==> flow/design.v <==
`timescale 1ns / 1ps
module pcpu(
 input wire clock, enable, reset, start,
 input wire [15:0] d_datain,   
 input wire [15:0] i_datain,   
 output  [7:0] i_addr,
 output  [7:0] d_addr,
 output  [15:0] d_dataout,
 output  d_we
    );
reg [15:0] gr [7:0];
reg nf, zf, cf;
reg cf_q;
reg state, next_state;
reg dw;
reg [7:0] pc;
reg [15:0] id_ir;
reg [15:0] wb_ir;
reg [15:0] ex_ir;
reg [15:0] mem_ir;
reg [15:0] smdr;
reg [15:0] smdr1;
reg signed [15:0] reg_C1;
reg signed [15:0] reg_A;
reg signed [15:0] reg_B;
reg signed [15:0] reg_C;
reg signed [15:0] ALUo;
reg signed [15:0] alu_last;
always @(posedge clock)
	begin
		if (!reset)
			state <= 1'b0;
		else
			state <= next_state;
	end
always @(*)
	begin
		case (state)
			1'b0 : 
				if ((enable == 1'b1) 
				&& (start == 1'b1))
					next_state = 1'b1;
				else	
					next_state = 1'b0;
			1'b1 :
				if ((enable == 1'b0) 
				|| (wb_ir[15:11] == 5'b00001))
					next_state = 1'b0;
				else
					next_state = 1'b1;
		endcase
	end
assign i_addr = pc;  
always @(posedge clock or negedge reset)
	begin
		if (!reset)
			begin
            id_ir <= 16'b0;
            pc <= 8'b0;
			end
		else if (state ==1'b1)
		begin
			if((i_datain[15:11] == 5'b01000 
				||i_datain[15:11] == 5'b10001
				||i_datain[15:11] == 5'b01011
				||i_datain[15:11] == 5'b10111 
				||i_datain[15:11] == 5'b01100 
				||i_datain[15:11] == 5'b01101 
				||i_datain[15:11] == 5'b01111 
				||i_datain[15:11] == 5'b01110) 
			  &&( (id_ir[15:11] == 5'b00010 && (id_ir[10:8]  == i_datain[6:4] || id_ir[10:8]  == i_datain[2:0])) 
			    ||(ex_ir[15:11] == 5'b00010 && (ex_ir[10:8]  == i_datain[6:4] || ex_ir[10:8]  == i_datain[2:0]))
				)
			  )  
			    begin
				   id_ir <= 16'b0;
				   pc <= pc;   
			    end		  			
  			else if (( i_datain[15:11] == 5'b00100
			         ||i_datain[15:11] == 5'b00110
					 ||i_datain[15:11] == 5'b00101
					 ||i_datain[15:11] == 5'b00111
					 ||i_datain[15:11] == 5'b00011)
                    &&((id_ir[15:11] == 5'b00010 &&(id_ir[10:8]  == i_datain[6:4])) 
					  ||(ex_ir[15:11] == 5'b00010 &&(ex_ir[10:8]  == i_datain[6:4]))
					  )
					)
					begin
					   id_ir <= 16'b0;
					   pc <= pc;   
					end 
			else if(id_ir[15:14] == 2'b11 || ex_ir[15:14] == 2'b11)
			        begin
				       id_ir <= 16'b0;
					   pc <= pc;   
					end 
			else
			  begin
				if(((mem_ir[15:11] == 5'b11010)
					&& (zf == 1'b1)) 
				|| ((mem_ir[15:11] == 5'b11011)
					&& (zf == 1'b0)))
				begin
					id_ir <= 16'b0;
					pc <= reg_C[7:0];
				end
				else if(((mem_ir[15:11] == 5'b11100)
					&& (nf == 1'b1)) 
				|| ((mem_ir[15:11] == 5'b11101)
					&& (nf == 1'b0)))
				begin
					id_ir <= 16'b0;
					pc <= reg_C[7:0];
				end
				else if(((mem_ir[15:11] == 5'b11110)
					&& (cf == 1'b1)) 
				|| ((mem_ir[15:11] == 5'b11111)
					&& (cf == 1'b0)))
				begin
					id_ir <= 16'b0;
					pc <= reg_C[7:0];
				end
				else if((mem_ir[15:11] == 5'b11000)			
				|| (mem_ir[15:11] == 5'b11001))
				begin
					id_ir <= 16'b0;
					pc <= reg_C[7:0];
				end
				else
				begin
				    id_ir <= i_datain;
					pc <= pc + 1;
				end
			  end   
		end  
	end  
always @(posedge clock or negedge reset) 
    begin
	    if (!reset)
			begin
				ex_ir <= 16'b0;
				reg_A <= 16'b0;
				reg_B <= 16'b0;
				smdr <= 16'b0;
			end
		else if (state == 1'b1)
			begin
				ex_ir <= id_ir;
				 if ((id_ir[15:14] == 2'b11 && id_ir[15:11] != 5'b11000) 
				|| (id_ir[15:11] == 5'b10000)
				|| (id_ir[15:11] == 5'b01001)
				|| (id_ir[15:11] == 5'b10011))
					reg_A <= gr[id_ir[10:8]];
				else if (id_ir[15:11] == 5'b00010) 
					reg_A <= gr[id_ir[6:4]];
				 else if(id_ir[6:4] == ex_ir[10:8])
				      reg_A <= ALUo;
			    else if(id_ir[6:4] == wb_ir[10:8]) 
				      reg_A <= reg_C1;
			    else if(id_ir[6:4] == mem_ir[10:8]) 
				      reg_A <= reg_C;
				else 
					reg_A <= gr[id_ir[6:4]];
			  if (id_ir[15:11] == 5'b00011)
					begin
						reg_B <= {12'b0000_0000_0000, id_ir[3:0]};  
						smdr <= gr[id_ir[10:8]];  
			      end
				else if(id_ir[2:0] == ex_ir[10:8])
				      reg_B <= ALUo;
			    else if(id_ir[2:0] == wb_ir[10:8]) 
				      reg_B <= reg_C1;
			    else if(id_ir[2:0] == mem_ir[10:8]) 
				      reg_B <= reg_C;
				else if  ((id_ir[15:11] == 5'b01000)
                || (id_ir[15:11] == 5'b10001)
				    || (id_ir[15:11] == 5'b01011)
				    || (id_ir[15:11] == 5'b10111)
				    || (id_ir[15:11] == 5'b01100)
					 || (id_ir[15:11] == 5'b01101)
					 || (id_ir[15:11] == 5'b01111)
					 || (id_ir[15:11] == 5'b01110))
					reg_B <= gr[id_ir[2:0]];
			end
	end		
always @ (*) 
    begin
		ALUo = alu_last;
		cf = cf_q;
		if  (ex_ir[15:11] == 5'b11000)
			ALUo = {8'b0, ex_ir[7:0]};
		else if  (ex_ir[15:14] == 2'b11)
		    ALUo = reg_A + {8'b0, ex_ir[7:0]};
		else 
		begin
			case(ex_ir[15:11])
			5'b00010: ALUo = reg_A + {12'b0000_0000_0000, ex_ir[3:0]};
			5'b00011: ALUo = reg_A + reg_B;
			5'b10000: {cf, ALUo} = reg_A + { ex_ir[7:0], 8'b0 };
			5'b01000: {cf, ALUo} = reg_A + reg_B;
			5'b01001:{cf, ALUo} = reg_A + { 8'b0, ex_ir[7:0] };
			5'b10001: {cf, ALUo} = reg_A + reg_B + cf_q;
			5'b01011: {cf, ALUo} = {{1'b0, reg_A} - reg_B};
			5'b10011: {cf, ALUo} = {1'b0, reg_A }- { 8'b0, ex_ir[7:0] };
			5'b10111:{cf, ALUo} = {{1'b0, reg_A} - reg_B - cf_q};
			5'b01100: {cf, ALUo} = {{1'b0, reg_A} - reg_B};
			5'b01101: {cf, ALUo} = {1'b0, reg_A & reg_B};
			5'b01111: {cf, ALUo} = {1'b0, reg_A | reg_B};
			5'b01110: {cf, ALUo} = {1'b0, reg_A ^ reg_B};
			5'b00100: {cf, ALUo} = {reg_A[4'b1111 - ex_ir[3:0]], reg_A << ex_ir[3:0]};
			5'b00110: {cf, ALUo} = {reg_A[ex_ir[3:0] - 4'b0001], reg_A >> ex_ir[3:0]};
			5'b00101: {cf, ALUo} = {reg_A[ex_ir[3:0] - 4'b0001], reg_A <<< ex_ir[3:0]};
			5'b00111: {cf, ALUo} = {reg_A[4'b1111 - ex_ir[3:0]], reg_A >>> ex_ir[3:0]};
			default: begin
					 end
        endcase								
		end
 end
always @(posedge clock or negedge reset)
    begin
	    if (!reset)
			begin
				alu_last <= 16'b0;
				cf_q <= 1'b0;
			end
		else if (state == 1'b1)
			begin
				alu_last <= ALUo;
				cf_q <= cf;
			end
	end
always @(posedge clock or negedge reset) 
    begin
	    if (!reset)
			begin
				mem_ir <= 16'b0;
				reg_C <= 16'b0;
				dw <= 0;
				nf <= 0;
				zf <= 0;
				smdr1 <= 16'b0;
			end
		else if (state == 1'b1)
			begin
				mem_ir <= ex_ir;
				reg_C <= ALUo;
				if (ex_ir[15:11] == 5'b00011)
					begin
						dw <= 1'b1;
						smdr1 <= smdr;
					end
				else if(ex_ir[15:14] != 2'b11 && ex_ir[15:11] != 5'b00010)
				     begin
				       zf <= (ALUo == 0)? 1:0;
					   nf <= (ALUo[15] == 1'b1)? 1:0;
						dw <= 1'b0;
				     end	
            else		
                 dw <= 1'b0;				
			end		
    end
assign d_dataout = smdr1;
assign d_we = dw;
assign d_addr = reg_C[7:0];
always @(posedge clock or negedge reset) 
    begin
	    if (!reset)
			begin
				wb_ir <= 16'b0;
				reg_C1 <= 16'b0;
			end
		else if (state == 1'b1)
			begin
				wb_ir <= mem_ir;			
				if (mem_ir[15:11] == 5'b00010)
					reg_C1 <= d_datain;
				else if(mem_ir[15:14] != 2'b11)
					reg_C1 <= reg_C;				
			end			
	end
always @(posedge clock or negedge reset) 
    begin
	    if (!reset)
			begin
			   gr[0] <= 16'b0;
				gr[1] <= 16'b0;
				gr[2] <= 16'b0;
				gr[3] <= 16'b0;
				gr[4] <= 16'b0;
				gr[5] <= 16'b0;
				gr[6] <= 16'b0;
				gr[7] <= 16'b0;
			end			
		else if (state == 1'b1)
			begin
				if ((wb_ir[15:14] != 2'b11) 
				   &&(wb_ir[15:11] != 5'b00011)		  
				   &&(wb_ir[15:11] != 5'b01100)
				)
					gr[wb_ir[10:8]] <= reg_C1;
			end	
   end
endmodule
* From RTL to reports: pcpu
Tool output for the design above, in the order of the flow.
Line numbers count from 1 in the design file above.
Operators: Yosys type, input widths -> output width; for muxes data width and select width s.
Library cell names are shortened.
Not given: n/a
- Top module :: pcpu
- Clock :: clock
- Standard-cell library :: sky130hd
- Corner :: tt_025C_1v80

* Elaborated design
Source: Yosys, flattened and elaborated. Widths are those after wreduce. Registers that Yosys merges into a memory's read port (data or address) are not register bits. Print and check cells do not count.
- Output and inout bits :: 33
- Register bits after elaboration :: 301
- Elaborated cells :: 268
- Clocked read ports x word width :: 0
- Bits in latches :: 0
- Bits in writable memories :: 0
- Memories kept :: 0
- Memory bits (read-only) :: 0
- Bitwise operators :: 12
- Shift operators :: 6
- Reductions and logical operators :: 73
- Multipliers :: 0
- Eq/ne operators :: 101
- Add/sub/neg operators :: 14
- Muxes and demuxes :: 38
- $lt $le $gt $ge :: 0
- Divide/modulo/power cells :: 0
** Operators by type and width (number)
- $pmux 16 s8 :: 3
- $mux 16 :: 21
- $pmux 16 s16 :: 1
- $eq 5x4->1 const B :: 20
- $eq 5x5->1 const B :: 19
- $add 16x16->17 :: 3
- $eq 3x3->1 const B :: 16
- $eq 5x3->1 const B :: 8
- $shiftx 16x4->1 :: 2
- $mux 8 :: 4
- $logic_or 1x1->1 :: 31
- $eq 3x3->1 :: 10
- $eq 5x2->1 const B :: 6
- $reduce_and 3->1 :: 9
- $eq 3x2->1 const B :: 8
- $logic_and 1x1->1 :: 17
- $sub 16x16->17 :: 1
- $add 16x8->17 :: 1
- $sub 16x8->17 :: 1
- $add 17x1->17 :: 1
- $sub 17x1->17 :: 1
- $add 16x16->16 :: 1
- $and 16x16->16 :: 1
- $or 16x16->16 :: 1
- $xor 16x16->16 :: 1
- $add 16x4->16 :: 1
- $shl 16x4->16 :: 1
- $shr 16x4->16 :: 1
Not listed: further kinds 25, cells in them 54.

* Logic depth
Depth = most cells in a row (Yosys ltp): at word level without a register or memory, in the mapped netlist without a sequential cell, where the memories' decode and read muxes count.
- Word-level depth :: 14
- ABC_AREA :: 1
- Mapped depth :: 26
- Gate-level depth less buffers :: 25

* Mapped cells and area
Source: synth_stat.txt of the flow (Yosys; design flattened, memories mapped). It holds for the ABC_AREA given above (unset counts as 0); a run with the other value may have another netlist.
Totals and module areas in this step are rounded.
** Cells by type
- dfrtp_1 :: number 284, area in all 7.11E+03 µm²
- nand2_1 :: number 1039, area in all 3899.99 µm²
- nand3_1 :: number 365, area in all 1.83E+03 µm²
- o21ai_0 :: number 351, area in all 1.76E+03 µm²
- inv_1 :: number 403, area in all 1.51E+03 µm²
- nor2_1 :: number 303, area in all 1.14E+03 µm²
- ha_1 :: number 77, area in all 963.424 µm²
- a21oi_1 :: number 148, area in all 740.71 µm²
- o22ai_1 :: number 102, area in all 638.112 µm²
- clkbuf_1 :: number 129, area in all 484.214 µm²
- a221oi_1 :: number 49, area in all 429.162 µm²
- nand4_1 :: number 65, area in all 406.64 µm²
- o211ai_1 :: number 42, area in all 315.302 µm²
- xnor2_1 :: number 27, area in all 236.477 µm²
- xor2_1 :: number 20, area in all 175.168 µm²
- nor3_1 :: number 32, area in all 160.154 µm²
- o22ai_2 :: number 12, area in all 150.144 µm²
- fa_1 :: number 7, area in all 140.134 µm²
Other cell types: 39; their cells: 240.
- Mapped area :: 23760 µm²
- Flip-flop cells :: 285
- Cells in the netlist :: 3695

* Path before layout
Source: OpenSTA report_checks on the synthesized netlist (no wires, ideal clock, input and output delay 20% of the period each), path of least setup slack; recovery checks are left aside. Register names are those of the netlist, which keeps one name where synthesis merged equal registers.
- Path kind :: register to register
- From :: register ex_ir[3]
- To :: register pc[4]
- Setup time :: 0.117 ns
- Data required time :: 7.883 ns
- Delay of the path :: 3.178 ns
- Setup slack :: 4.822 ns
- Clock period :: 8.0 ns
- Driving pins on the path :: 22
- Arrival :: 3.061 ns
- Period reached after synthesis :: 3.178 ns
"delay of the path" = arrival - input delay + setup time.
"driving pins on the path" counts driving pins, that of a launching flip-flop among them; a cell with two outputs on the path counts twice.
"period reached after synthesis" is the clock period less the worst setup slack; recovery checks do not enter. This is arithmetic on one report: input and output delays are still those of the set period (20% each).
The rows between start and end are the longest chain of elaborated cells between them; the timing report does not say that the signal goes this way. Where chains are equally long, one stands for them.
A line is the first line of the expression or statement that the cell stems from. Yosys adds cells for indexed reads and writes and turns some case tables into memories.
At most two assigning lines are given for a register; there are more.
- Cells stage by stage :: dfrtp_1 > inv_1 > clkbuf_1 > clkbuf_1 > ha_1 > buf_4 > inv_1 > a21oi_1 > nand2_1 > nand2_1 > nand2_1 > nand4_1 > nand2_1 > nor2_1 > nand3_1 > nor2_1 > nand4_2 > nand3_4 > buf_12 > nand2_4 > nand3_2 > nand2_1
- Cells in the longest elaborated chain :: 11
** Ends and longest elaborated chain, post-synthesis
- start, declared :: RTL line 19 : reg [15:0] ex_ir;
- start, assigned :: RTL line 141 : ex_ir <= 16'b0;
- start, assigned :: RTL line 148 : ex_ir <= id_ir;
- $sub 4x4->4 :: RTL line 213 : 5'b00111: {cf, ALUo} = {reg_A[4'b1111 - ex_ir[3:0]], reg_A >>> ex_ir[3:0]};
- $shiftx 16x4->1 :: RTL line 213
- $pmux 1 s10 :: RTL line 196 : case(ex_ir[15:11])
- $mux 1 :: RTL line 192 : else if (ex_ir[15:14] == 2'b11)
- $mux 1 :: RTL line 190 : if (ex_ir[15:11] == 5'b11000)
- $not 1->1 :: RTL line 118 : && (cf == 1'b0)))
- $logic_and 1x1->1 :: RTL line 117 : || ((mem_ir[15:11] == 5'b11111)
- $logic_or 1x1->1 :: RTL line 115 : else if(((mem_ir[15:11] == 5'b11110)
- $mux 8 :: RTL line 115
- $mux 8 :: RTL line 107 : else if(((mem_ir[15:11] == 5'b11100)
- $mux 8 :: RTL line 99 : if(((mem_ir[15:11] == 5'b11010)
- end, assigned :: RTL line 95 : pc <= pc;
- end, assigned :: RTL line 105 : pc <= reg_C[7:0];
- end, declared :: RTL line 16 : reg [7:0] pc;

* Timing after layout
From the final timing report of run 1: the path of least setup slack in the routed layout; clock arrival at registers is part of the times.
- Path kind :: register to register
- From :: register ex_ir[1]
- To :: register pc[3]
- Setup slack :: 2.90 ns
- Data required time :: 8.48 ns
- Setup time :: 0.11 ns
- Driving pins on the path :: 17
- Arrival :: 5.58 ns
- Clock period :: 8.03 ns
The rows between start and end are the longest chain of elaborated cells between them; the timing report does not say that the signal goes this way. Where chains are equally long, one stands for them.
At most two assigning lines are given for a register; there are more.
- Cells stage by stage :: dfrtp_1 > inv_1 > ha_1 > xnor2_1 > nand2_2 > nand2_2 > nand3_1 > nand3_1 > nand3_1 > nand3_1 > nand3_1 > nor2_1 > nand4_2 > nand3_4 > nand2_1 > nand3_1 > nand2_1
- Cells in the longest elaborated chain :: 11
** Ends and longest elaborated chain, post-layout
- start, declared :: RTL line 19 : reg [15:0] ex_ir;
- start, assigned :: RTL line 141 : ex_ir <= 16'b0;
- start, assigned :: RTL line 148 : ex_ir <= id_ir;
- $sub 4x4->4 :: RTL line 213 : 5'b00111: {cf, ALUo} = {reg_A[4'b1111 - ex_ir[3:0]], reg_A >>> ex_ir[3:0]};
- $shiftx 16x4->1 :: RTL line 213
- $pmux 1 s10 :: RTL line 196 : case(ex_ir[15:11])
- $mux 1 :: RTL line 192 : else if (ex_ir[15:14] == 2'b11)
- $mux 1 :: RTL line 190 : if (ex_ir[15:11] == 5'b11000)
- $not 1->1 :: RTL line 118 : && (cf == 1'b0)))
- $logic_and 1x1->1 :: RTL line 117 : || ((mem_ir[15:11] == 5'b11111)
- $logic_or 1x1->1 :: RTL line 115 : else if(((mem_ir[15:11] == 5'b11110)
- $mux 8 :: RTL line 115
- $mux 8 :: RTL line 107 : else if(((mem_ir[15:11] == 5'b11100)
- $mux 8 :: RTL line 99 : if(((mem_ir[15:11] == 5'b11010)
- end, assigned :: RTL line 95 : pc <= pc;
- end, assigned :: RTL line 105 : pc <= reg_C[7:0];
- end, declared :: RTL line 16 : reg [7:0] pc;

Wiki page: pcpu / flow data

Below are 3 stored runs of the flow (Yosys, OpenROAD; platform sky130hd) on pcpu, each with its settings and what was measured, unordered. Constraints: input delay and output delay 20% of the set period each, output load 0.01 pF.
"achieved period" = clock period - worst setup slack. The figure is calculated, with input and output delays left at 20% of the set period.
By "time on the worst setup path" is meant the share of the clock period that the worst setup path is allowed (20% is reserved at inputs, 20% at outputs), minus its slack. Clock arrival times at its registers enter into it.
"total power after layout": no workload was simulated; the value follows from the tool's default switching activity.
Measured values are rounded.

** Run 1
- Settings :: ABC_AREA=1; CORE_ASPECT_RATIO=0.98; CORE_MARGIN=8; CORE_UTILIZATION=67; GPL_TIMING_DRIVEN=1; HOLD_SLACK_MARGIN=-0.02; MAX_ROUTING_LAYER=met5; MIN_ROUTING_LAYER=met1; PLACE_DENSITY_LB_ADDON=0.21; SETUP_SLACK_MARGIN=0.6; TNS_END_PERCENT=35; period_ns=8.03; CAP_MARGIN=20; SLEW_MARGIN=20
- Time on the worst setup path :: 5.13 ns
- Kind of the worst setup path :: register to register
- Total power after layout :: 11050 uW
- Sum of negative setup slack :: 0.000 ns
- Utilization after layout :: 73.0%
- Setup slack of the worst path :: 2.903 ns
- Die outline area :: 41740 µm²
- Yosys chip area after synthesis :: 23760 µm²
- Achieved period :: 5.127 ns

** Run 2
- Settings :: CELL_PAD_IN_SITES_DETAIL_PLACEMENT=1; CORE_MARGIN=4; CORE_UTILIZATION=60; CTS_CLUSTER_SIZE=24; GPL_ROUTABILITY_DRIVEN=0; MAX_ROUTING_LAYER=met5; MIN_ROUTING_LAYER=met2; PLACE_DENSITY=0.6; period_ns=5.51; CAP_MARGIN=20; SLEW_MARGIN=20
- Outcome :: incomplete, routing halted on GRT-0116

** Run 3
- Settings :: CORE_UTILIZATION=40; PLACE_DENSITY=0.6; period_ns=6.34; CAP_MARGIN=20; CORE_MARGIN=2; SLEW_MARGIN=20
- Yosys chip area after synthesis :: 24140 µm²
- Die outline area :: 62340 µm²
- Achieved period :: 5.685 ns
- Total power after layout :: 17380 uW
- Setup slack of the worst path :: 0.655 ns
- Sum of negative setup slack :: 0.000 ns
- Utilization after layout :: 44.5%
- Time on the worst setup path :: 5.68 ns
- Kind of the worst setup path :: register to register
